==> flow/design.v <==
module RCServo(clk, rst, RxD_data, RCServo_pulse);
input clk;
input rst;
input [9:0] RxD_data;
output RCServo_pulse;
reg [9:0] RxD_data_reg;
always @(posedge clk) if(rst) RxD_data_reg <= 10'd0; else RxD_data_reg <= RxD_data;
parameter ClkDiv = 195;   
reg [7:0] ClkCount;
reg ClkTick;
always @(posedge clk) if(rst) ClkTick <= 1'b0; else ClkTick <= (ClkCount==ClkDiv-2);  
always @(posedge clk) if(rst) ClkCount <= 8'b0; else if(ClkTick) ClkCount <= 8'b0; else ClkCount <= ClkCount + 1'b1; 
reg [11:0] PulseCount;
always @(posedge clk) if(rst) PulseCount <= 12'b0; else if(ClkTick) PulseCount <= PulseCount + 1'b1;  
reg [9:0] RCServo_position;
always @(posedge clk) if(rst) RCServo_position <= 10'd0; else if(PulseCount==0) RCServo_position <= RxD_data_reg; 
reg RCServo_pulse;
always @(posedge clk) if(rst) RCServo_pulse <= 1'b0; else RCServo_pulse <= (PulseCount < {2'b00,RCServo_position}); 
endmodule
module multiplexerServo(select, normalSort, servoTest, muxOut);
input [0:0] select;		 
input [9:0] normalSort, servoTest;	 
output [9:0] muxOut;	 
reg [9:0] muxOut;	 
parameter normal = 1'b0, test = 1'b1;  
always@(select or normalSort or servoTest)
	begin
		case(select)
			normal:
				begin
				muxOut <= normalSort;	 
				end
			test:
				begin
				muxOut <= servoTest;	 
				end
		endcase
	end
endmodule
module multiplexerFour(select, muxOut, startOut, controllerInput, maintenanceInput, controllerStart, maintenanceStart);
input [0:0] select;	 
input controllerStart, maintenanceStart;	 
input [2:0] controllerInput, maintenanceInput;	 
output startOut;	 
output [2:0] muxOut;	 
reg startOut;
reg [2:0] muxOut;
parameter controller = 1'b0, maintenance = 1'b1; 
always@(select or controllerInput or maintenanceStart or controllerStart or maintenanceInput)
	begin
		case(select)
			controller:
				begin
				startOut <= controllerStart;	 
				muxOut <= controllerInput;	 
				end
			maintenance:
				begin
				startOut <= maintenanceStart;	 
				muxOut <= maintenanceInput;	 
				end
		endcase
	end
endmodule
module multiplexerOutput(select, normalOutput, maintenanceOutput, muxOut);
input [0:0] select;		 
input [2:0] normalOutput, maintenanceOutput;	 
output [2:0] muxOut;	 
reg [2:0] muxOut;	 
parameter normal = 1'b0, maintenance = 1'b1;  
always@(select or normalOutput or maintenanceOutput)
	begin
		case(select)
			normal:
				begin
				muxOut <= normalOutput;	 
				end
			maintenance:
				begin
				muxOut <= maintenanceOutput;	 
				end
		endcase
	end
endmodule
module multiplexerSeven(select, mbedInput, controllerOutput, maintenanceOutput);
input [0:0] select;	 
input [6:0] mbedInput;	 
output [6:0] controllerOutput, maintenanceOutput;	 
reg [6:0] controllerOutput, maintenanceOutput;	 
parameter controller = 1'b0, maintenance = 1'b1;  
always@(select or mbedInput)
	begin
		case(select)
			controller:
				begin
				controllerOutput <= mbedInput;	 
				maintenanceOutput <= 7'b0111111;	 
				end
			maintenance:
				begin
				maintenanceOutput <= mbedInput;	 
				controllerOutput <= 7'b1101110;	 
				end
		endcase
	end
endmodule
module multiplexerThree(select, controllerInput, maintenanceInput, controllerStart, maintenanceStart, startOut, muxOut);
input [0:0] select;
input [0:0] controllerStart, maintenanceStart;
input [1:0] controllerInput, maintenanceInput;
output [0:0] startOut;
output [1:0] muxOut;
reg [0:0] startOut;
reg [1:0] muxOut;
parameter controller = 1'b0, maintenance = 1'b1; 
always@(select or controllerStart or controllerInput or maintenanceStart or maintenanceInput)
	begin
		case(select)
			controller:
				begin
				startOut <= controllerStart;
				muxOut <= controllerInput;
				end
			maintenance:
				begin
				startOut <= maintenanceStart;
				muxOut <= maintenanceInput;
				end
		endcase
	end
endmodule
module controller(clk, rst, mbedInput, mbedOutput, sortStart, sortColour, dispenseStart, dispense, sortCompleteIn, dispenseCompleteIn);
input rst;
input clk;					 
input [6:0] mbedInput;		 
input sortCompleteIn, dispenseCompleteIn;
output [2:0] mbedOutput;	 
output [2:0] sortColour;	 
output [0:0] sortStart, dispenseStart;	 
output [1:0] dispense;		 
reg [6:0] mbedInput_reg;	 
reg [6:0] mbedInputCheck;
reg [0:0] sortStart;
reg [2:0] sortColour;
reg [0:0] dispenseStart;
reg [1:0] dispense;			
reg [2:0] mbedOutput;
reg sortCompleteOut, dispenseCompleteOut;
reg recieved;
reg [15:0] count;
always@(posedge clk)
	if(rst)
		begin
		mbedInput_reg <= 0;
		mbedInputCheck <= 0;
		sortStart <= 0;
		sortColour <= 0;
		dispenseStart <= 0;
		dispense <= 0;
		mbedOutput <= 0;
		sortCompleteOut <= 0;
		dispenseCompleteOut <= 0;
		recieved <= 0;
		count <= 0;
		end
	else
	begin
	if(sortCompleteIn == 1'b1)	 
		begin
		sortCompleteOut <= 1'b1;	 
		end
	if(dispenseCompleteIn == 1'b1)  
		begin
		dispenseCompleteOut <= 1'b1;  
		end
	if(mbedInputCheck != mbedInput)
		begin
		mbedInputCheck <= mbedInput;	 
		mbedInput_reg <= mbedInput;	 
		recieved <= 1'b1;	 
		sortCompleteOut <= 1'b0;	 
		dispenseCompleteOut <= 1'b0;	 
		end
	else
		begin
		if(count >= 50000)	 
			begin
			count <= 16'b0;
			recieved <= 1'b0;
			end
		else
			begin
			count <= count + 1'b1;
			end
		end
	sortStart <= mbedInput_reg[0:0];		 
	sortColour <= mbedInput_reg[3:1];	 
	dispenseStart <= mbedInput_reg[4:4];	 
	dispense <= mbedInput_reg[6:5];		 
	mbedOutput[0:0] <= recieved;		 
	mbedOutput[1:1] <= sortCompleteOut;	 
	mbedOutput[2:2] <= dispenseCompleteOut;	 
	end
endmodule
module dispense(clk, rst, start, dispense, dispenseServoRed, dispenseServoGreenBlue, complete, redLED, greenLED, blueLED);
input rst;
input clk, start;  
input [1:0] dispense;	 
output [9:0] dispenseServoRed, dispenseServoGreenBlue;	 
output complete;
output [0:0] redLED, greenLED, blueLED;
reg [3:0] state;  
reg [9:0] dispenseServoRed, dispenseServoGreenBlue;  
reg [14:0] pause;  
reg [1:0] dispense_reg, dispenseCheck;  
reg complete;
reg [0:0] redLED, greenLED, blueLED;
parameter control = 4'd0, red = 4'd1, redSecond = 4'd2, redThird = 4'd3, green = 4'd4, greenSecond = 4'd5, greenThird = 4'd6, blue = 4'd7, blueSecond = 4'd8, blueThird = 4'd9;
always@(posedge clk)
	if(rst)
		begin
		dispenseServoRed <= 10'd440;
		dispenseServoGreenBlue <= 10'd375;
		state <= 0;
		pause <= 0;
		dispense_reg <= 0;
		dispenseCheck <= 0;
		complete <= 0;
		redLED <= 0;
		greenLED <= 0;
		blueLED <= 0;
		end
	else
	begin
		if(dispense != dispenseCheck)	 
			begin
			dispenseCheck <= dispense;	 
			dispense_reg <= dispense;	 
			complete <= 1'b0;
			end
		if(start == 1'b1)	 
			begin
				case(state)
						control:		 
							begin
							if(dispense_reg == 2'b00)	 
								begin
								dispense_reg <= 2'b11;	 
								state <= red;			 
								end
							else if(dispense_reg == 2'b01)	 
								begin
								dispense_reg <= 2'b11;	 
								state <= green;			 
								end
							else if(dispense_reg == 2'b10)	 
								begin
								dispense_reg <= 2'b11;	 
								state <= blue;			 
								end
							else
								begin
								state <= control;		 
								end
							end
						red:			 
							begin
							redLED <= 1'b1;
							dispenseServoRed <= 10'd200;	 
							state <= redSecond;			 
							end
						redSecond:		 
							begin
							if(pause >= 30000)		 
								begin
								pause <= 15'b0;				 
								dispenseServoRed <= 10'd440;	 
								state <= redThird;
								end
							else
								begin
								pause <= pause + 1'b1;		 
								state <= redSecond;		 
								end
							end
						redThird:
							begin
							if(pause >= 20000)		 
								begin
								pause <= 15'b0;
								complete <= 1'b1;	 
								redLED <= 1'b0;
								state <= control;	 
								end
							else
								begin
								pause <= pause + 1'b1;
								state <= redThird;
								end
							end
						green:			 
							begin
							greenLED <= 1'b1;
							dispenseServoGreenBlue <= 10'd355;
							if(pause >= 15000)		 
								begin
								pause <= 15'b0;
								state <= greenSecond;				 
								end
							else
								begin
								pause <= pause + 1'b1;
								state <= green;
								end						
							end
						greenSecond:	 
							begin
							dispenseServoGreenBlue <= 10'd590;	 
							if(pause >= 20000)		 
								begin
								pause <= 15'b0;				 
								state <= greenThird;
								end
							else
								begin
								pause <= pause + 1'b1;		 
								state <= greenSecond;	 
								end
							end
						greenThird:
							begin
							dispenseServoGreenBlue <= 10'd375;	 
							if(pause >= 20000)		 
								begin
								pause <= 15'b0;
								complete <= 1'b1;	 
								greenLED <= 1'b0;
								state <= control;	 
								end
							else
								begin
								pause <= pause + 1'b1;
								state <= greenThird;
								end
							end
						blue:			 
							begin
							blueLED <= 1'b1;
							dispenseServoGreenBlue <= 10'd395;
							if(pause >= 15000)		 
								begin
								pause <= 15'b0;
								state <= blueSecond;			 
								end
							else
								begin
								pause <= pause + 1'b1;
								state <= blue;
								end
							end
						blueSecond:		 
							begin
							dispenseServoGreenBlue <= 10'd10;	 
							if(pause >= 20000)			 
								begin
								pause <= 15'b0;					 
								state <= blueThird;
								end
							else
								begin
								pause <= pause + 1'b1;		 
								state <= blueSecond;	 
								end
							end
						blueThird:
							begin
								dispenseServoGreenBlue <= 10'd375;	 
								if(pause >= 20000)		 
								begin
								pause <= 15'b0;
								complete <= 1'b1;	 
								blueLED <= 1'b0;
								state <= control;	 
								end
							else
								begin
								pause <= pause + 1'b1;
								state <= blueThird;
								end
							end
				endcase
			end
	end	
endmodule
module sort(clk, rst, start, colour, sortServoRedBlue, sortServoGreenOther, sortServoBinRecycle, liftUp, liftDown, complete, redLED, greenLED, blueLED);
input rst;
input clk, start;
input [2:0] colour;
output [9:0] sortServoRedBlue, sortServoGreenOther, sortServoBinRecycle;
output [0:0] liftUp, liftDown;
output complete;
output [0:0] redLED, greenLED, blueLED;
reg [9:0] sortServoRedBlue, sortServoGreenOther, sortServoBinRecycle;
reg [0:0] liftUp, liftDown;
reg [3:0] state;
reg [16:0] pause;
reg [2:0] colour_reg, colourCheck;
reg complete;
reg [0:0] redLED, greenLED, blueLED;
parameter colourSense = 4'd0, red = 4'd1, redSecond = 4'd2, green = 4'd3, greenSecond = 4'd4,
		  blue = 4'd5, blueSecond = 4'd6, bin = 4'd7, binSecond = 4'd8, binThird = 4'd9,
		  recycle = 4'd10, recycleSecond = 4'd11, recycleThird = 4'd12, lift = 4'd13, liftTwo = 4'd14, liftThree = 4'd15;
always@(posedge clk)
	if(rst)
		begin
		sortServoRedBlue <= 10'd355;
		sortServoGreenOther <= 10'd340;
		sortServoBinRecycle <= 10'd580;
		liftUp <= 1'b1;
		liftDown <= 1'b0;
		state <= 0;
		pause <= 0;
		colour_reg <= 0;
		colourCheck <= 0;
		complete <= 0;
		redLED <= 0;
		greenLED <= 0;
		blueLED <= 0;
		end
	else
	begin
		if(colour != colourCheck)
				begin
					colourCheck <= colour;
					colour_reg <= colour;
					complete <= 1'b0;
				end
		if(start == 1'b1)
			begin
				case(state)
					colourSense:					 
						begin
							if(colour_reg == 3'b000)	 
								begin
								colour_reg <= 3'b111;	 
								state <= red;
								end
							else if(colour_reg == 3'b001)  
								begin
								colour_reg <= 3'b111;	 
								state <= green;
								end
							else if(colour_reg == 3'b010)	 
								begin
								colour_reg <= 3'b111;	 
								state <= blue;
								end
							else if(colour_reg == 3'b011)	 
								begin
								colour_reg <= 3'b111;	 
								state <= bin;
								end
							else if(colour_reg == 3'b100)	 
								begin
								colour_reg <= 3'b111;	 
								state <= recycle;
								end
							else if(colour_reg == 3'b101)	 
								begin
								colour_reg <= 3'b111;	 
								state <= lift;
								end
							else
								begin
								state <= colourSense;
								end
						end
					red:							 
						begin
						redLED <= 1'b1;
						sortServoRedBlue <= 10'd570;   
							if(pause >= 20000)		 
								begin
								pause <= 17'b0;                  
								sortServoRedBlue <= 10'd355;     
								state <= redSecond;  
								end
							else
								begin
								pause <= pause + 1'b1;	 
								state <= red;	 
								end                    
						end
					redSecond:
						begin
						if(pause >= 5000)		 
							begin
							pause <= 17'b0;
							complete <= 1'b1;	 
							redLED <= 1'b0;
							state <= colourSense;  
							end
						else
							begin
							pause <= pause + 1'b1;
							state <= redSecond;
							end
						end
					green:							 
						begin
						greenLED <= 1'b1;
						sortServoGreenOther <= 10'd70; 	 
							if(pause >= 20000)		 
								begin
								pause <= 17'b0;
								sortServoGreenOther <= 10'd340;	 
								state <= greenSecond;			 
								end
							else						 
								begin
								pause <= pause + 1'b1;	 
								state <= green;			 
								end				 
						end
					greenSecond:
						begin
						if(pause >= 5000)		 
							begin
							pause <= 17'b0;
							complete <= 1'b1;	 
							greenLED <= 1'b0;
							state <= colourSense;  
							end
						else
							begin
							pause <= pause + 1'b1;	 
							state <= greenSecond;	 
							end	
						end
					blue:							 
						begin
						blueLED <= 1'b1;
						sortServoRedBlue <= 10'd185;   
							if(pause >= 20000)	 
								begin
								pause <= 17'b0;                  
								sortServoRedBlue <= 10'd355;     
								state <= blueSecond;
								end
							else
								begin
								pause <= pause + 1'b1;	 
								state <= blue;	 
								end					
						end
					blueSecond:
						begin
						if(pause >= 5000)	 
							begin
							pause <= 17'b0;
							complete <= 1'b1;	 
							blueLED <= 1'b0;
							state <= colourSense;		 
							end
						else
							begin
							pause <= pause + 1'b1;
							state <= blueSecond;
							end
						end
					bin:							 
						begin
						sortServoGreenOther <= 10'd560;	 
						sortServoBinRecycle <= 10'd350;	 
							if(pause >= 20000)	 
								begin
								pause <= 17'b0;																
								sortServoGreenOther <= 10'd340;	 
								state <= binSecond;	 
								end
							else
								begin
								pause <= pause + 1'b1;	 
								state <= bin;	 
								end			
						end
					binSecond:
						begin
						if(pause >= 20000)	 
								begin
								pause <= 17'b0;
								sortServoBinRecycle <= 10'd580;	 
								state <= binThird;
								end
							else
								begin
								pause <= pause + 1'b1;	 
								state <= binSecond;	 
								end
						end
					binThird:
						begin
						if(pause >= 5000)	 
							begin
							pause <= 17'b0;
							complete <= 1'b1;	 
							state <= colourSense;			 
							end
						else
							begin
							pause <= pause + 1'b1;
							state <= binThird;
							end
						end
					recycle:						 
						begin
						sortServoGreenOther <= 10'd560;	 
						sortServoBinRecycle <= 10'd580;	 
							if(pause >= 20000)	 
								begin
								pause <= 17'b0;								
								sortServoGreenOther <= 10'd340;	 
								state <= recycleSecond;		 
								end
							else
								begin
								pause <= pause + 1'b1;	 
								state <= recycle;	 
								end										
						end
					recycleSecond:
						begin
						if(pause >= 20000)	 
							begin
							pause <= 17'b0;
							sortServoBinRecycle <= 10'd350;	 
							state <= recycleThird;
							end
						else
							begin
							pause <= pause + 1'b1;	 
							state <= recycleSecond;	 
							end	
						end
					recycleThird:
						begin
						if(pause >= 5000)		 
							begin
							pause <= 17'b0;
							complete <= 1'b1;	 
							state <= colourSense;	 
							end
						else
							begin
							pause <= pause + 1'b1;
							state <= recycleThird;
							end
						end
					lift:				 
						begin
						liftUp <= 1'b0; 
						liftDown <= 1'b0; 
						if(pause >= 100000)	 
							begin
							pause <= 17'b0;
							state <= liftTwo;	 
							end
						else
							begin
							pause <= pause + 1'b1;
							state <= lift;
							end
						end
					liftTwo:
						begin
						liftUp <= 1'b1; 
						liftDown <= 1'b0; 
						if(pause >= 10000)		 
							begin
							pause <= 17'b0;
							state <= liftThree;
							end
						else
							begin
							pause <= pause + 1'b1;
							state <= liftTwo;
							end
						end
					liftThree:
						begin
						liftUp <= 1'b1;  
						liftDown <= 1'b1; 
						if(pause >= 100000)		 
							begin
							pause <= 17'b0;
							liftUp <= 1'b1; 
							liftDown <= 1'b0; 
							complete <= 1'b1;	 
							state <= colourSense;
							end
						else
							begin
							pause <= pause + 1'b1;
							state <= liftThree;
							end
						end
				endcase
		end
	end
endmodule
module maintenance(clk, rst, inputSignal, results, sortStart, dispenseStart, sortColour, dispense, sortComplete, dispenseComplete,
			selectRedBlue, selectGreenOther, selectBinRecycle, selectRed, selectGreenBlue, positionRedBlue, positionGreenOther, positionBinRecycle, positionRed, positionGreenBlue, state);
input rst;
input clk;
input [6:0] inputSignal;
input sortComplete, dispenseComplete;
output [2:0] results;
output [2:0] sortColour;	 
output sortStart, dispenseStart;	 
output [1:0] dispense;		 
output [9:0] positionRedBlue, positionGreenOther, positionBinRecycle, positionRed, positionGreenBlue;
output selectRedBlue, selectGreenOther, selectBinRecycle, selectRed, selectGreenBlue;
output [4:0] state;
reg [4:0] state;
reg [0:0] start;
reg [5:0] controlSignal;
reg [5:0] controlSignal_reg;
reg [5:0] controlSignalCheck;
reg [2:0] sortColour;
reg sortStart, dispenseStart;
reg [1:0] dispense;
reg [2:0] results;
reg [0:0] complete;
reg [0:0] received;
reg [14:0] pause;
reg [15:0] count;
reg [9:0] positionRedBlue, positionGreenOther, positionBinRecycle, positionRed, positionGreenBlue;
reg selectRedBlue, selectGreenOther, selectBinRecycle, selectRed, selectGreenBlue;
parameter control = 5'd0, binHopper = 5'd1, dispenseRed = 5'd2, dispenseGreen = 5'd3, dispenseBlue = 5'd4,
		  testRedBlueLeft = 5'd5, testRedBlueCentre = 5'd6, testRedBlueRight = 5'd7, testGreenOtherUp = 5'd8,
		  testGreenOtherCentre = 5'd9, testGreenOtherDown = 5'd10, testBinRecycleLeft = 5'd11,
		  testBinRecycleRight = 5'd12, testRedPush = 5'd13, testRedHome = 5'd14, testGreenBlueLeft = 5'd15,
		  testGreenBlueCentre = 5'd16, testGreenBlueRight = 5'd17, maintenanceEND = 5'd18;
always@(posedge clk)
	if(rst) results <= 3'b0; else
	begin
	results[0:0] <= received;
	results[1:1] <= complete;
	results[2:2] <= 1'b0;
	end
always@(posedge clk)
	if(rst)
		begin
		dispense <= 2'b11;
		sortColour <= 3'b111;
		state <= 0;
		pause <= 0;
		count <= 0;
		start <= 0;
		controlSignal <= 0;
		controlSignal_reg <= 0;
		controlSignalCheck <= 0;
		sortStart <= 0;
		dispenseStart <= 0;
		complete <= 0;
		received <= 0;
		positionRedBlue <= 0;
		positionGreenOther <= 0;
		positionBinRecycle <= 0;
		positionRed <= 0;
		positionGreenBlue <= 0;
		selectRedBlue <= 0;
		selectGreenOther <= 0;
		selectBinRecycle <= 0;
		selectRed <= 0;
		selectGreenBlue <= 0;
		end
	else
	begin
		controlSignal <= inputSignal[5:0];	 
		start <= inputSignal[6:6];			 
		if(controlSignal != controlSignalCheck)	 
			begin
			controlSignalCheck <= controlSignal;	 
			controlSignal_reg <= controlSignal;		 
			received <= 1'b1;	 
			complete <= 1'b0;	 
			end
		else if(count == 50000)	 
			begin
			count <= 16'b0;
			received <= 1'b0;
			end
		else
			begin
			count <= count + 1'b1;
			end
		if(start)	 
			begin
				case(state)
					control:
						begin
							if(controlSignal_reg == 6'b000001)	 
								begin
								controlSignal_reg <= 6'b111111;	 
								state <= binHopper;
								end
							else if(controlSignal_reg == 6'b000010)	 
								begin
								controlSignal_reg <= 6'b111111;	 
								state <= dispenseRed;
								end
							else if(controlSignal_reg == 6'b000011)	 
								begin
								controlSignal_reg <= 6'b111111;	 
								state <= dispenseGreen;
								end
							else if(controlSignal_reg == 6'b000100)	 
								begin
								controlSignal_reg <= 6'b111111;	 
								state <= dispenseBlue;
								end
							else if(controlSignal_reg == 6'b000101)	 
								begin
								controlSignal_reg <= 6'b111111;	 
								state <= testRedBlueLeft;
								end
							else if(controlSignal_reg == 6'b000110)	 
								begin
								controlSignal_reg <= 6'b111111;	 
								state <= testRedBlueCentre;
								end
							else if(controlSignal_reg == 6'b000111)	 
								begin
								controlSignal_reg <= 6'b111111;	 
								state <= testRedBlueRight;
								end
							else if(controlSignal_reg == 6'b001000)	 
								begin
								controlSignal_reg <= 6'b111111;	 
								state <= testGreenOtherUp;
								end
							else if(controlSignal_reg == 6'b001001)	 
								begin
								controlSignal_reg <= 6'b111111;	 
								state <= testGreenOtherCentre;
								end
							else if(controlSignal_reg == 6'b001010)	 
								begin
								controlSignal_reg <= 6'b111111;	 
								state <= testGreenOtherDown;
								end
							else if(controlSignal_reg == 6'b001011)	 
								begin
								controlSignal_reg <= 6'b111111;	 
								state <= testBinRecycleLeft;
								end
							else if(controlSignal_reg == 6'b001100)	 
								begin
								controlSignal_reg <= 6'b111111;	 
								state <= testBinRecycleRight;
								end
							else if(controlSignal_reg == 6'b001101)	 
								begin
								controlSignal_reg <= 6'b111111;	 
								state <= testRedPush;	
								end
							else if(controlSignal_reg == 6'b001110)	 
								begin
								controlSignal_reg <= 6'b111111;	 
								state <= testRedHome;
								end
							else if(controlSignal_reg == 6'b001111)	 
								begin
								controlSignal_reg <= 6'b111111;	 
								state <= testGreenBlueLeft;
								end
							else if(controlSignal_reg == 6'b010000)	 
								begin
								controlSignal_reg <= 6'b111111;	 
								state <= testGreenBlueCentre;
								end
							else if(controlSignal_reg == 6'b010001)	 
								begin
								controlSignal_reg <= 6'b111111;	 
								state <= testGreenBlueRight;
								end
							else if(controlSignal_reg == 6'b010010)	 
								begin
								controlSignal_reg <= 6'b111111;	 
								state <= maintenanceEND;
								end
							else		 
								begin
								state <= control;
								end
						end
					binHopper:			 
						begin
						sortStart <= 1'b1;	 
						sortColour <= 3'b011;	 
						if(sortComplete)	 
							begin
							sortColour <= 3'b111;	 
							sortStart <= 1'b0;		 
							complete <= 1'b1;		 
							state <= control;		
							end
						else				 
							begin
							state <= binHopper;
							end
						end
					dispenseRed:		 
						begin
						dispenseStart <= 1'b1;	 
						dispense <= 2'b00;		 
						if(dispenseComplete)	 
							begin
							dispense <= 2'b11;	 
							dispenseStart <= 1'b0;	 
							complete <= 1'b1;	 
							state <= control;	 
							end
						else
							begin
							state <= dispenseRed;	 
							end
						end
					dispenseGreen:		 
						begin
						dispenseStart <= 1'b1;	 
						dispense <= 2'b01;		 
						if(dispenseComplete)	 
							begin
							dispense <= 2'b11;	 
							dispenseStart <= 1'b0;	 
							complete <= 1'b1;	 
							state <= control;	 
							end
						else
							begin
							state <= dispenseGreen;	 
							end
						end
					dispenseBlue:		 
						begin
						dispenseStart <= 1'b1;	 
						dispense <= 2'b10;		 
						if(dispenseComplete)	 
							begin
							dispense <= 2'b11;	 
							dispenseStart <= 1'b0;	 
							complete <= 1'b1;	 
							state <= control;	 
							end
						else
							begin
							state <= dispenseBlue;  
							end
						end
					testRedBlueLeft:
						begin
						selectRedBlue <= 1'b1;
						positionRedBlue <= 10'd570;	 
						if(pause == 25000)	 
							begin
							pause <= 15'b0;	 
							complete <= 1'b1;
							state <= control;	 
							end
						else
							begin
							pause <= pause + 1'b1;
							state <= testRedBlueLeft;
							end
						end
					testRedBlueCentre:
						begin
						selectRedBlue <= 1'b1;
						positionRedBlue <= 10'd355;	 
						if(pause == 25000)	 
							begin
							pause <= 15'b0;	 
							complete <= 1'b1;
							state <= control;	 
							end
						else
							begin
							pause <= pause + 1'b1;	 
							state <= testRedBlueCentre;	 
							end
						end
					testRedBlueRight:
						begin
						selectRedBlue <= 1'b1;
						positionRedBlue <= 10'd185;	 
						if(pause == 25000)	 
							begin
							pause <= 15'b0;	 
							complete <= 1'b1;
							state <= control;	 
							end
						else
							begin
							pause <= pause + 1'b1;	 
							state <= testRedBlueRight;	 
							end
						end
					testGreenOtherUp:
						begin
						selectGreenOther <= 1'b1;
						positionGreenOther <= 10'd560;	 
						if(pause == 25000)	 
							begin
							pause <= 15'b0;	 
							complete <= 1'b1;
							state <= control;	 
							end
						else
							begin
							pause <= pause + 1'b1;	 
							state <= testGreenOtherUp;	 
							end
						end
					testGreenOtherCentre:
						begin
						selectGreenOther <= 1'b1;
						positionGreenOther <= 10'd340;	 
						if(pause == 25000)	 
							begin
							pause <= 15'b0;	 
							complete <= 1'b1;
							state <= control;	 
							end
						else
							begin
							pause <= pause + 1'b1;	 
							state <= testGreenOtherCentre;	 
							end
						end
					testGreenOtherDown:
						begin
						selectGreenOther <= 1'b1;
						positionGreenOther <= 10'd70;	 
						if(pause == 25000)	 
							begin
							pause <= 15'b0;	 
							complete <= 1'b1;
							state <= control;	 
							end
						else
							begin
							pause <= pause + 1'b1;	 
							state <= testGreenOtherDown;	 
							end
						end
					testBinRecycleLeft:
						begin
						selectBinRecycle <= 1'b1;
						positionBinRecycle <= 10'd350;	 
						if(pause == 25000)	 
							begin
							pause <= 15'b0;	 
							complete <= 1'b1;
							state <= control;	 
							end
						else
							begin
							pause <= pause + 1'b1;	 
							state <= testBinRecycleLeft;	 
							end
						end
					testBinRecycleRight:
						begin
						selectBinRecycle <= 1'b1;
						positionBinRecycle <= 10'd580;	 
						if(pause == 25000)	 
							begin
							pause <= 15'b0;	 
							complete <= 1'b1;
							state <= control;	 
							end
						else
							begin
							pause <= pause + 1'b1;	 
							state <= testBinRecycleRight;	 
							end
						end
					testRedPush:
						begin
						selectRed <= 1'b1;
						positionRed <= 10'd200;	 
						if(pause == 25000)	 
							begin
							pause <= 15'b0;	 
							complete <= 1'b1;
							state <= control;	 
							end
						else
							begin
							pause <= pause + 1'b1;	 
							state <= testRedPush;	 
							end
						end
					testRedHome:
						begin
						selectRed <= 1'b1;
						positionRed <= 10'd440;	 
						if(pause == 25000)	 
							begin
							pause <= 15'b0;	 
							complete <= 1'b1;
							state <= control;	 
							end
						else
							begin
							pause <= pause + 1'b1;	 
							state <= testRedHome;	 
							end
						end
					testGreenBlueLeft:
						begin
						selectGreenBlue <= 1'b1;
						positionGreenBlue <= 10'd550;	 
						if(pause == 25000)	 
							begin
							pause <= 15'b0;	 
							complete <= 1'b1;
							state <= control;	 
							end
						else
							begin
							pause <= pause + 1'b1;	 
							state <= testGreenBlueLeft;	 
							end
						end
					testGreenBlueCentre:
						begin
						selectGreenBlue <= 1'b1;
						positionGreenBlue <= 10'd355;	 
						if(pause == 25000)	 
							begin
							pause <= 15'b0;	 
							complete <= 1'b1;
							state <= control;	 
							end
						else
							begin
							pause <= pause + 1'b1;	 
							state <= testGreenBlueCentre;	 
							end
						end
					testGreenBlueRight:
						begin
						selectGreenBlue <= 1'b1;
						positionGreenBlue <= 10'd10;	 
						if(pause == 25000)	 
							begin
							pause <= 15'b0;	 
							complete <= 1'b1;
							state <= control;	 
							end
						else
							begin
							pause <= pause + 1'b1;	 
							state <= testGreenBlueRight;	 
							end
						end
					maintenanceEND:
						begin
						selectRedBlue <= 1'b1;
						selectGreenOther <= 1'b1;
						selectBinRecycle <= 1'b1;
						selectRed <= 1'b1;
						selectGreenBlue <= 1'b1;
						positionRedBlue <= 10'd355;
						positionGreenOther <= 10'd355;
						positionBinRecycle <= 10'd580;
						positionRed <= 10'd440;
						positionGreenBlue <= 10'd355;
						if(pause == 25000)	 
							begin
							pause <= 15'b0;
							selectRedBlue <= 1'b0;
							selectGreenOther <= 1'b0;
							selectBinRecycle <= 1'b0;
							selectRed <= 1'b0;
							selectGreenBlue <= 1'b0;
							complete <= 1'b1;
							state <= control;
							end
						else
							begin
							pause <= pause + 1'b1;
							state <= maintenanceEND;
							end
						end
				endcase
			end
	end
endmodule
module System(
	clk,
	rst,
	mbed,
	select,
	GreenBlueServoOut,
	RedServoOut,
	BinRecycleServoOut,
	RedBlueServoOut,
	GreenOtherServoOut,
	dispenseBlueLED,
	dispenseComplete,
	dispenseGreenLED,
	dispenseRedLED,
	mainState,
	mbedOutput,
	results,
	sortBlueLED,
	sortComplete,
	sortGreenLED,
	sortRedLED
);
input	clk;
input	rst;
input	[6:0] mbed;
input	[0:0] select;
output	GreenBlueServoOut;
output	RedServoOut;
output	BinRecycleServoOut;
output	RedBlueServoOut;
output	GreenOtherServoOut;
output	[0:0] dispenseBlueLED;
output	[0:0] dispenseComplete;
output	[0:0] dispenseGreenLED;
output	[0:0] dispenseRedLED;
output	[4:0] mainState;
output	[2:0] mbedOutput;
output	[2:0] results;
output	[0:0] sortBlueLED;
output	[0:0] sortComplete;
output	[0:0] sortGreenLED;
output	[0:0] sortRedLED;
wire	[1:0] conDispenseColour;
wire	[0:0] conDispenseStart;
wire	[2:0] conSortColour;
wire	[0:0] conSortStart;
wire	[2:0] controllerOutput;
wire	[0:0] dispenseComplete_ALTERA_SYNTHESIZED;
wire	[9:0] mainBinRecycle;
wire	[1:0] mainDispenseColour;
wire	[0:0] maindispenseStart;
wire	[9:0] mainGreenBlue;
wire	[9:0] mainGreenOther;
wire	[9:0] mainRed;
wire	[9:0] mainRedBlue;
wire	[2:0] mainSortColour;
wire	[0:0] mainSortStart;
wire	[2:0] maintenanceOutput;
wire	[9:0] normalBinRecycle;
wire	[9:0] normalGreenBlue;
wire	[9:0] normalGreenOther;
wire	[9:0] normalRed;
wire	[9:0] normalRedBlue;
wire	[0:0] selectBinRecycle;
wire	[0:0] selectGreenBlue;
wire	[0:0] selectGreenOther;
wire	[0:0] selectRed;
wire	[0:0] selectRedBlue;
wire	[0:0] sortComplete_ALTERA_SYNTHESIZED;
wire	[0:0] startSort;
wire	[9:0] SYNTHESIZED_WIRE_0;
wire	[9:0] SYNTHESIZED_WIRE_1;
wire	[9:0] SYNTHESIZED_WIRE_2;
wire	[2:0] SYNTHESIZED_WIRE_3;
wire	[6:0] SYNTHESIZED_WIRE_4;
wire	[6:0] SYNTHESIZED_WIRE_5;
wire	[0:0] SYNTHESIZED_WIRE_6;
wire	[1:0] SYNTHESIZED_WIRE_7;
wire	[9:0] SYNTHESIZED_WIRE_8;
wire	[9:0] SYNTHESIZED_WIRE_9;
RCServo	b2v_BinRecycleServo(.clk(clk),.rst(rst),
.RxD_data(SYNTHESIZED_WIRE_0),.RCServo_pulse(BinRecycleServoOut));
defparam	b2v_BinRecycleServo.ClkDiv = 4;
multiplexerServo	b2v_BinRecycleServoMux(.normalSort(normalBinRecycle),
.select(selectBinRecycle),.servoTest(mainBinRecycle),.muxOut(SYNTHESIZED_WIRE_0));
defparam	b2v_BinRecycleServoMux.normal = 'b0;
defparam	b2v_BinRecycleServoMux.test = 'b1;
RCServo	b2v_GreenBlueServo(.clk(clk),.rst(rst),
.RxD_data(SYNTHESIZED_WIRE_1),.RCServo_pulse(GreenBlueServoOut));
defparam	b2v_GreenBlueServo.ClkDiv = 4;
multiplexerServo	b2v_GreenBlueServoMux(.normalSort(normalGreenBlue),
.select(selectGreenBlue),.servoTest(mainGreenBlue),.muxOut(SYNTHESIZED_WIRE_1));
defparam	b2v_GreenBlueServoMux.normal = 'b0;
defparam	b2v_GreenBlueServoMux.test = 'b1;
RCServo	b2v_GreenOtherServo(.clk(clk),.rst(rst),
.RxD_data(SYNTHESIZED_WIRE_2),.RCServo_pulse(GreenOtherServoOut));
defparam	b2v_GreenOtherServo.ClkDiv = 4;
multiplexerServo	b2v_GreenOtherServoMux(.normalSort(normalGreenOther),
.select(selectGreenOther),.servoTest(mainGreenOther),.muxOut(SYNTHESIZED_WIRE_2));
defparam	b2v_GreenOtherServoMux.normal = 'b0;
defparam	b2v_GreenOtherServoMux.test = 'b1;
sort	b2v_inst(.clk(clk),.rst(rst),
.start(startSort),.colour(SYNTHESIZED_WIRE_3),.complete(sortComplete_ALTERA_SYNTHESIZED),.blueLED(sortBlueLED),.greenLED(sortGreenLED),.redLED(sortRedLED),.sortServoBinRecycle(normalBinRecycle),.sortServoGreenOther(normalGreenOther),.sortServoRedBlue(normalRedBlue));
defparam	b2v_inst.bin = 'b0111;
defparam	b2v_inst.binSecond = 'b1000;
defparam	b2v_inst.binThird = 'b1001;
defparam	b2v_inst.blue = 'b0101;
defparam	b2v_inst.blueSecond = 'b0110;
defparam	b2v_inst.colourSense = 'b0000;
defparam	b2v_inst.green = 'b0011;
defparam	b2v_inst.greenSecond = 'b0100;
defparam	b2v_inst.recycle = 'b1010;
defparam	b2v_inst.recycleSecond = 'b1011;
defparam	b2v_inst.recycleThird = 'b1100;
defparam	b2v_inst.red = 'b0001;
defparam	b2v_inst.redSecond = 'b0010;
multiplexerFour	b2v_inst11(.controllerStart(conSortStart),
.maintenanceStart(mainSortStart),.controllerInput(conSortColour),.maintenanceInput(mainSortColour),.select(select),.startOut(startSort),.muxOut(SYNTHESIZED_WIRE_3));
defparam	b2v_inst11.controller = 'b0;
defparam	b2v_inst11.maintenance = 'b1;
multiplexerOutput	b2v_inst12(.maintenanceOutput(maintenanceOutput),
.normalOutput(controllerOutput),.select(select),.muxOut(mbedOutput));
defparam	b2v_inst12.maintenance = 'b1;
defparam	b2v_inst12.normal = 'b0;
multiplexerThree	b2v_inst17(.controllerInput(conDispenseColour),
.controllerStart(conDispenseStart),.maintenanceInput(mainDispenseColour),.maintenanceStart(maindispenseStart),.select(select),.muxOut(SYNTHESIZED_WIRE_7),.startOut(SYNTHESIZED_WIRE_6));
defparam	b2v_inst17.controller = 'b0;
defparam	b2v_inst17.maintenance = 'b1;
maintenance	b2v_inst2(.clk(clk),.rst(rst),
.sortComplete(sortComplete_ALTERA_SYNTHESIZED),.dispenseComplete(dispenseComplete_ALTERA_SYNTHESIZED),.inputSignal(SYNTHESIZED_WIRE_4),.sortStart(mainSortStart),.dispenseStart(maindispenseStart),.selectRedBlue(selectRedBlue),.selectGreenOther(selectGreenOther),.selectBinRecycle(selectBinRecycle),.selectRed(selectRed),.selectGreenBlue(selectGreenBlue),.dispense(mainDispenseColour),.positionBinRecycle(mainBinRecycle),.positionGreenBlue(mainGreenBlue),.positionGreenOther(mainGreenOther),.positionRed(mainRed),.positionRedBlue(mainRedBlue),.results(maintenanceOutput),.sortColour(mainSortColour),.state(mainState));
defparam	b2v_inst2.binHopper = 'b00001;
defparam	b2v_inst2.control = 'b00000;
defparam	b2v_inst2.dispenseBlue = 'b00100;
defparam	b2v_inst2.dispenseGreen = 'b00011;
defparam	b2v_inst2.dispenseRed = 'b00010;
defparam	b2v_inst2.maintenanceEND = 'b10010;
defparam	b2v_inst2.testBinRecycleLeft = 'b01011;
defparam	b2v_inst2.testBinRecycleRight = 'b01100;
defparam	b2v_inst2.testGreenBlueCentre = 'b10000;
defparam	b2v_inst2.testGreenBlueLeft = 'b01111;
defparam	b2v_inst2.testGreenBlueRight = 'b10001;
defparam	b2v_inst2.testGreenOtherCentre = 'b01001;
defparam	b2v_inst2.testGreenOtherDown = 'b01010;
defparam	b2v_inst2.testGreenOtherUp = 'b01000;
defparam	b2v_inst2.testRedBlueCentre = 'b00110;
defparam	b2v_inst2.testRedBlueLeft = 'b00101;
defparam	b2v_inst2.testRedBlueRight = 'b00111;
defparam	b2v_inst2.testRedHome = 'b01110;
defparam	b2v_inst2.testRedPush = 'b01101;
controller	b2v_inst3(.clk(clk),.rst(rst),
.sortCompleteIn(sortComplete_ALTERA_SYNTHESIZED),.dispenseCompleteIn(dispenseComplete_ALTERA_SYNTHESIZED),.mbedInput(SYNTHESIZED_WIRE_5),.dispense(conDispenseColour),.dispenseStart(conDispenseStart),.mbedOutput(controllerOutput),.sortColour(conSortColour),.sortStart(conSortStart));
multiplexerSeven	b2v_inst4(.mbedInput(mbed),
.select(select),.controllerOutput(SYNTHESIZED_WIRE_5),.maintenanceOutput(SYNTHESIZED_WIRE_4));
defparam	b2v_inst4.controller = 'b0;
defparam	b2v_inst4.maintenance = 'b1;
dispense	b2v_inst6(.clk(clk),.rst(rst),
.start(SYNTHESIZED_WIRE_6),.dispense(SYNTHESIZED_WIRE_7),.complete(dispenseComplete_ALTERA_SYNTHESIZED),.blueLED(dispenseBlueLED),.dispenseServoGreenBlue(normalGreenBlue),.dispenseServoRed(normalRed),.greenLED(dispenseGreenLED),.redLED(dispenseRedLED));
defparam	b2v_inst6.blue = 'b0111;
defparam	b2v_inst6.blueSecond = 'b1000;
defparam	b2v_inst6.blueThird = 'b1001;
defparam	b2v_inst6.control = 'b0000;
defparam	b2v_inst6.green = 'b0100;
defparam	b2v_inst6.greenSecond = 'b0101;
defparam	b2v_inst6.greenThird = 'b0110;
defparam	b2v_inst6.red = 'b0001;
defparam	b2v_inst6.redSecond = 'b0010;
defparam	b2v_inst6.redThird = 'b0011;
RCServo	b2v_RedBlueServo(.clk(clk),.rst(rst),
.RxD_data(SYNTHESIZED_WIRE_8),.RCServo_pulse(RedBlueServoOut));
defparam	b2v_RedBlueServo.ClkDiv = 4;
multiplexerServo	b2v_RedBlueServoMux(.normalSort(normalRedBlue),
.select(selectRedBlue),.servoTest(mainRedBlue),.muxOut(SYNTHESIZED_WIRE_8));
defparam	b2v_RedBlueServoMux.normal = 'b0;
defparam	b2v_RedBlueServoMux.test = 'b1;
RCServo	b2v_RedServo(.clk(clk),.rst(rst),
.RxD_data(SYNTHESIZED_WIRE_9),.RCServo_pulse(RedServoOut));
defparam	b2v_RedServo.ClkDiv = 4;
multiplexerServo	b2v_RedServoMux(.normalSort(normalRed),
.select(selectRed),.servoTest(mainRed),.muxOut(SYNTHESIZED_WIRE_9));
defparam	b2v_RedServoMux.normal = 'b0;
defparam	b2v_RedServoMux.test = 'b1;
assign	dispenseComplete = dispenseComplete_ALTERA_SYNTHESIZED;
assign	results = maintenanceOutput;
assign	sortComplete = sortComplete_ALTERA_SYNTHESIZED;
endmodule
Ticket comment

Step by step through the tools: System
Tool output for the design above before and after an edit, in the order of the flow. Lines under "unedited" count in the file above, lines under "edited" in the edited file. "change": "edited" minus "unedited" as printed here. "rel. change": 100 x difference / "unedited". Library cell names are shortened. A cell with -- has no value.

Top: System. Clock port: clk. Standard-cell library: sky130hd. Corner: tt_025C_1v80.

Edit of the RTL
Unified diff, file above to edited file. A script made this edit; it was not meant as an optimisation.

```diff
@@ -272,5 +272,5 @@
 						redSecond:		 
 							begin
-							if(pause >= 30000)		 
+							if(pause == 30000)		 
 								begin
 								pause <= 15'b0;				 
```

After elaboration
Counts by Yosys on the flattened word-level netlist (proc, flatten, opt, wreduce; memories kept). Register bits leave out memories and registers merged into their read ports (data or address). Print and check cells are left out.

Bit counts: bits in registers (unedited 475, edited 475, change 0, rel. change 0.00%); input bits (unedited 10, edited 10, change 0, rel. change 0.00%); output and inout bits (unedited 24, edited 24, change 0, rel. change 0.00%); cells after elaboration (unedited 491, edited 491, change 0, rel. change 0.00%).

Operators by class: add/subtract/negate cells (unedited 15, edited 15, change 0, rel. change 0.00%); order comparisons (unedited 13, edited 12, change -1, rel. change -7.69%); equal/unequal tests (unedited 87, edited 88, change +1, rel. change +1.15%); multiplexer cells (unedited 190, edited 190, change 0, rel. change 0.00%); bitwise logic cells (unedited 6, edited 6, change 0, rel. change 0.00%); reductions and logical operators (unedited 92, edited 92, change 0, rel. change 0.00%).

Operators with widths: greater-or-equal comparator 15 bit with constant B (unedited 2, edited 1, change -1, rel. change -50.00%); equality test 15 bit with constant B (unedited 1, edited 2, change +1, rel. change +100.00%); 2-to-1 mux 1 bit (unedited 31, edited 31, change 0, rel. change 0.00%); 2-to-1 mux 4 bit (unedited 22, edited 22, change 0, rel. change 0.00%); 2-to-1 mux 5 bit (unedited 21, edited 21, change 0, rel. change 0.00%); 2-to-1 mux 6 bit (unedited 21, edited 21, change 0, rel. change 0.00%); 2-to-1 mux 3 bit (unedited 20, edited 20, change 0, rel. change 0.00%); AND reduction 2 bit (unedited 20, edited 20, change 0, rel. change 0.00%); nonzero test 2 bit (unedited 17, edited 17, change 0, rel. change 0.00%); 2-to-1 mux 2 bit (unedited 16, edited 16, change 0, rel. change 0.00%); OR reduction 2 bit (unedited 16, edited 16, change 0, rel. change 0.00%); parallel mux 1 bit (select 2 bit) (unedited 14, edited 14, change 0, rel. change 0.00%); equality test 4 bit with constant B (unedited 10, edited 10, change 0, rel. change 0.00%); parallel mux 10 bit (select 2 bit) (unedited 10, edited 10, change 0, rel. change 0.00%); inequality test 2 x 1 -> 1 bit with constant B (unedited 9, edited 9, change 0, rel. change 0.00%); equality test 4 x 3 -> 1 bit with constant B (unedited 8, edited 8, change 0, rel. change 0.00%); equality test 5 x 4 -> 1 bit with constant B (unedited 8, edited 8, change 0, rel. change 0.00%); equality test 6 x 4 -> 1 bit with constant B (unedited 8, edited 8, change 0, rel. change 0.00%); AND reduction 3 bit (unedited 7, edited 7, change 0, rel. change 0.00%); inverter 1 bit (unedited 6, edited 6, change 0, rel. change 0.00%); adder 12 x 1 -> 12 bit with constant B (unedited 5, edited 5, change 0, rel. change 0.00%); adder 8 x 1 -> 8 bit with constant B (unedited 5, edited 5, change 0, rel. change 0.00%); equality test 8 x 2 -> 1 bit with constant B (unedited 5, edited 5, change 0, rel. change 0.00%); zero test 12 bit (unedited 5, edited 5, change 0, rel. change 0.00%); < comparator 12 x 10 -> 1 bit (unedited 5, edited 5, change 0, rel. change 0.00%); 2-to-1 mux 10 bit (unedited 5, edited 5, change 0, rel. change 0.00%); 2-to-1 mux 15 bit (unedited 5, edited 5, change 0, rel. change 0.00%); OR reduction 3 bit (unedited 5, edited 5, change 0, rel. change 0.00%).

The list need not be complete.

Longest topological paths
Depth = most cells in a row (Yosys ltp): at word level without a register or memory, in the mapped netlist without a sequential cell, where the memories' decode and read muxes count.

Logic depth: depth in word-level cells (unedited 22, edited 22, change 0, rel. change 0.00%); ABC_AREA (unedited 0, edited 0); depth in mapped cells (unedited 9, edited 9, change 0, rel. change 0.00%); mapped depth without buffers (unedited 8, edited 8, change 0, rel. change 0.00%).

Netlist
Yosys stat after the flow's synthesis: flattened, memories mapped to cells. It holds for the ABC_AREA given above (unset counts as 0); a run with the other value may have another netlist.

Cell types: nand2_1 (unedited 144, edited 170, change +26, rel. change +18.06%); nor2_1 (unedited 334, edited 319, change -15, rel. change -4.49%); a21oi_1 (unedited 132, edited 120, change -12, rel. change -9.09%); nor4_1 (unedited 26, edited 38, change +12, rel. change +46.15%); nor3_1 (unedited 40, edited 51, change +11, rel. change +27.50%); or3_1 (unedited 6, edited 16, change +10, rel. change +166.67%); and3_1 (unedited 53, edited 45, change -8, rel. change -15.09%); or4b_1 (unedited 8, edited 0, change -8, rel. change -100.00%); mux2i_1 (unedited 68, edited 61, change -7, rel. change -10.29%); o21ai_0 (unedited 62, edited 55, change -7, rel. change -11.29%); and2_1 (unedited 6, edited 13, change +7, rel. change +116.67%); o32ai_1 (unedited 3, edited 10, change +7, rel. change +233.33%); nand3_1 (unedited 87, edited 81, change -6, rel. change -6.90%); xnor2_1 (unedited 48, edited 54, change +6, rel. change +12.50%); a32oi_1 (unedited 8, edited 3, change -5, rel. change -62.50%); nand2b_1 (unedited 14, edited 17, change +3, rel. change +21.43%); or4_1 (unedited 6, edited 9, change +3, rel. change +50.00%); buf_2 (unedited 3, edited 6, change +3, rel. change +100.00%).

The list need not be complete.

Mapped netlist: mapped cells (unedited 2009, edited 2032, change +23, rel. change +1.14%); synthesis area (mm2) (unedited 0.0175543, edited 0.0176682, change +0.0001139, rel. change +0.65%); area of sequential cells (mm2) (unedited 0.0080077, edited 0.0080077, change 0.0000000, rel. change 0.00%); flip-flop cells (unedited 400, edited 400, change 0, rel. change 0.00%); buffer cells (unedited 81, edited 86, change +5, rel. change +6.17%).

The figures by module come from a second, unflattened synthesis with its own total; it is not the netlist above.

Second synthesis, totals: cells (unflattened synthesis) (unedited 2391, edited 2389, change -2, rel. change -0.08%); area (unflattened synthesis) (mm2) (unedited 0.0217809, edited 0.0218059, change +0.0000250, rel. change +0.11%).

Each row is one instance without its submodules.

Modules, unedited: RCServo #(ClkDiv=4) (times used 5, cells 204, area 0.0019406 mm2, seq. area 0.0008408 mm2); maintenance (times used 1, cells 555, area 0.0047458 mm2, seq. area 0.0019018 mm2); sort (times used 1, cells 322, area 0.0027576 mm2, seq. area 0.0011611 mm2); dispense (times used 1, cells 245, area 0.0020244 mm2, seq. area 0.0008608 mm2); controller (times used 1, cells 169, area 0.0015265 mm2, seq. area 0.0007207 mm2); multiplexerServo (times used 5, cells 11, area 0.0001614 mm2, seq. area 0 mm2); multiplexerSeven (times used 1, cells 15, area 0.0001038 mm2, seq. area 0 mm2); multiplexerFour (times used 1, cells 4, area 0.000045 mm2, seq. area 0 mm2); multiplexerThree (times used 1, cells 3, area 0.0000338 mm2, seq. area 0 mm2); multiplexerOutput (times used 1, cells 3, area 0.0000338 mm2, seq. area 0 mm2); System (times used 1, cells 0, area 0 mm2, seq. area 0 mm2).

Modules, edited: RCServo #(ClkDiv=4) (times used 5, cells 204, area 0.0019406 mm2, seq. area 0.0008408 mm2); maintenance (times used 1, cells 552, area 0.004732 mm2, seq. area 0.0019018 mm2); sort (times used 1, cells 322, area 0.0027576 mm2, seq. area 0.0011611 mm2); dispense (times used 1, cells 246, area 0.0020632 mm2, seq. area 0.0008608 mm2); controller (times used 1, cells 169, area 0.0015265 mm2, seq. area 0.0007207 mm2); multiplexerServo (times used 5, cells 11, area 0.0001614 mm2, seq. area 0 mm2); multiplexerSeven (times used 1, cells 15, area 0.0001038 mm2, seq. area 0 mm2); multiplexerFour (times used 1, cells 4, area 0.000045 mm2, seq. area 0 mm2); multiplexerThree (times used 1, cells 3, area 0.0000338 mm2, seq. area 0 mm2); multiplexerOutput (times used 1, cells 3, area 0.0000338 mm2, seq. area 0 mm2); System (times used 1, cells 0, area 0 mm2, seq. area 0 mm2).

Timing after synthesis
Source: OpenSTA report_checks on the synthesized netlist (no wires, ideal clock, input and output delay 20% of the period each), path of least setup slack; recovery checks are left aside. Register names are those of the netlist, which keeps one name where synthesis merged equal registers.

Timing path after synthesis: kind (unedited input-to-output, edited input-to-output); from (unedited input select[0], edited input select[0]); to (unedited output mbedOutput[0], edited output mbedOutput[0]); period (ns) (unedited 10.0, edited 10.0, change 0.0, rel. change 0.00%); input delay (ns) (unedited 2.000, edited 2.000, change 0.000, rel. change 0.00%); output delay (ns) (unedited 2.000, edited 2.000, change 0.000, rel. change 0.00%); time at the first pin (ns) (unedited 2.000, edited 2.000, change 0.000, rel. change 0.00%); arrival time (ns) (unedited 2.917, edited 2.882, change -0.035, rel. change -1.20%); data required time (ns) (unedited 8.000, edited 8.000, change 0.000, rel. change 0.00%); path slack (ns) (unedited 5.083, edited 5.118, change +0.035); delay of the path (ns) (unedited 0.917, edited 0.882, change -0.035, rel. change -3.82%); stages on the path (unedited 4, edited 4, change 0, rel. change 0.00%); path buffers (unedited 3, edited 3, change 0, rel. change 0.00%); synthesis period reached (ns) (unedited 4.917, edited 4.882, change -0.035, rel. change -0.71%).

"delay of the path" = arrival - input delay + setup time. At an output port there is no setup time. "stages on the path": output pins that drive a net of the path, with the launching flip-flop's if there is one; two outputs of one cell count as two. "synthesis period reached" = period - worst setup slack (recovery checks aside). The figure is calculated, with input and output delays left at 20% of the set period. Between the ends stands the longest chain of elaborated cells between them, by number of cells; it is not shown to be the way that was timed. Of several equally long chains one is given. A line is the first line of the expression or statement that the cell stems from. Yosys adds cells for indexed reads and writes and turns some case tables into memories.

Between the ends, after synthesis, unedited:
Cell sequence: buf_6 > buf_4 > clkbuf_1 > mux2_2. Length of the longest elaborated chain: 2. Under elaborated cells on any way between the ends stands 2. Classes of those cells: 1 x mux; 1 x logic.

Ends and longest elaborated chain, after synthesis, unedited: start: declaration (line 1228) `input [0:0] select;`; inverter 1 bit (line 73) `case(select)`; parallel mux 3 bit (select 2 bit) (line 73); end: declaration (line 1239) `output [2:0] mbedOutput;`.

Between the ends, after synthesis, edited:
Cell sequence: buf_2 > buf_4 > buf_2 > mux2_2. Length of the longest elaborated chain: 2. Under elaborated cells on any way between the ends stands 2. Classes of those cells: 1 x mux; 1 x logic.

Ends and longest elaborated chain, after synthesis, edited: start: declaration (line 1228) `input [0:0] select;`; inverter 1 bit (line 73) `case(select)`; parallel mux 3 bit (select 2 bit) (line 73); end: declaration (line 1239) `output [2:0] mbedOutput;`.

Path in the finished layout
Path of least setup slack in the final report of each run of set A (OpenROAD, finished layout, wires in). Where an end is a register, its clock arrival counts in the times.

Timing path after layout: kind (unedited input-to-output, edited input-to-output); from (unedited input select[0], edited input select[0]); to (unedited output mbedOutput[0], edited output mbedOutput[1]); period (ns) (unedited 5.68, edited 5.68, change 0.00, rel. change 0.00%); input delay (ns) (unedited 1.14, edited 1.14, change 0.00, rel. change 0.00%); output delay (ns) (unedited 1.14, edited 1.14, change 0.00, rel. change 0.00%); time at the first pin (ns) (unedited 1.14, edited 1.14, change 0.00, rel. change 0.00%); arrival time (ns) (unedited 2.81, edited 2.83, change +0.02, rel. change +0.71%); data required time (ns) (unedited 4.54, edited 4.54, change 0.00, rel. change 0.00%); path slack (ns) (unedited 1.73, edited 1.72, change -0.01); stages on the path (unedited 4, edited 3, change -1, rel. change -25.00%); path buffers (unedited 3, edited 2, change -1, rel. change -33.33%).

Between the ends stands the longest chain of elaborated cells between them, by number of cells; it is not shown to be the way that was timed. Of several equally long chains one is given.

Between the ends, after layout, unedited:
Cell sequence: clkdlybuf4s50_1 > buf_4 > mux2_2 > clkdlybuf4s50_1. Length of the longest elaborated chain: 2. Under elaborated cells on any way between the ends stands 2. Classes of those cells: 1 x mux; 1 x logic.

Ends and longest elaborated chain, after layout, unedited: start: declaration (line 1228) `input [0:0] select;`; inverter 1 bit (line 73) `case(select)`; parallel mux 3 bit (select 2 bit) (line 73); end: declaration (line 1239) `output [2:0] mbedOutput;`.

Between the ends, after layout, edited:
Cell sequence: clkdlybuf4s50_1 > mux2_2 > clkdlybuf4s50_1. Length of the longest elaborated chain: 2. Under elaborated cells on any way between the ends stands 2. Classes of those cells: 1 x mux; 1 x logic.

Ends and longest elaborated chain, after layout, edited: start: declaration (line 1228) `input [0:0] select;`; inverter 1 bit (line 73) `case(select)`; parallel mux 3 bit (select 2 bit) (line 73); end: declaration (line 1239) `output [2:0] mbedOutput;`.

Measured runs
Both versions went through the flow (Yosys, OpenROAD) with the same settings in each pair. Constraints: input delay and output delay 20% of the set period each, output load 0.01 pF.

Flow settings, set A:
The figure for CORE_UTILIZATION is 40. The entry for period_ns reads 5.68. For CAP_MARGIN the number is 20. The entry for CORE_MARGIN reads 2. SLEW_MARGIN: 20.

Results, set A: netlist area reported by Yosys (mm2) (unedited 0.0175543, edited 0.0176682, change +0.0001139, rel. change +0.65%); die area (mm2) (unedited 0.045578, edited 0.0458666, change +0.0002886, rel. change +0.63%); std-cell area (final layout) (mm2) (unedited 0.0198653, edited 0.0198728, change +0.0000075, rel. change +0.04%); utilization after layout (%) (unedited 46.0, edited 45.2, change -0.8); setup slack of the worst path (ns) (unedited 1.734, edited 1.716, change -0.018); summed negative setup slack (ns) (unedited 0.000, edited 0.000, change 0.000); power consumption (W) (unedited 0.006204, edited 0.006077, change -0.000127, rel. change -2.05%); achieved period (ns) (unedited 3.946, edited 3.964, change +0.018, rel. change +0.46%).

Flow settings, set B:
The figure for CORE_UTILIZATION is 36. The figure for PLACE_DENSITY_LB_ADDON is 0.12. The entry for period_ns reads 3.88. For CAP_MARGIN the number is 20. The entry for CORE_MARGIN reads 2. SLEW_MARGIN: 20.

Results, set B: netlist area reported by Yosys (mm2) (unedited 0.0175543, edited 0.0176682, change +0.0001139, rel. change +0.65%); die area (mm2) (unedited 0.050544, edited 0.050866, change +0.000322, rel. change +0.64%); std-cell area (final layout) (mm2) (unedited 0.0201756, edited 0.0201205, change -0.0000551, rel. change -0.27%); utilization after layout (%) (unedited 42.1, edited 41.4, change -0.7); setup slack of the worst path (ns) (unedited 0.850, edited 0.558, change -0.292); summed negative setup slack (ns) (unedited 0.000, edited 0.000, change 0.000); power consumption (W) (unedited 0.009477, edited 0.009174, change -0.000303, rel. change -3.20%); achieved period (ns) (unedited 3.030, edited 3.322, change +0.292, rel. change +9.64%).

By "achieved period" is meant the clock period of the run minus its worst setup slack. This is arithmetic on one report: input and output delays are still those of the set period (20% each). "power consumption" rests on the timing tool's default activity at the inputs, not on a simulated workload.
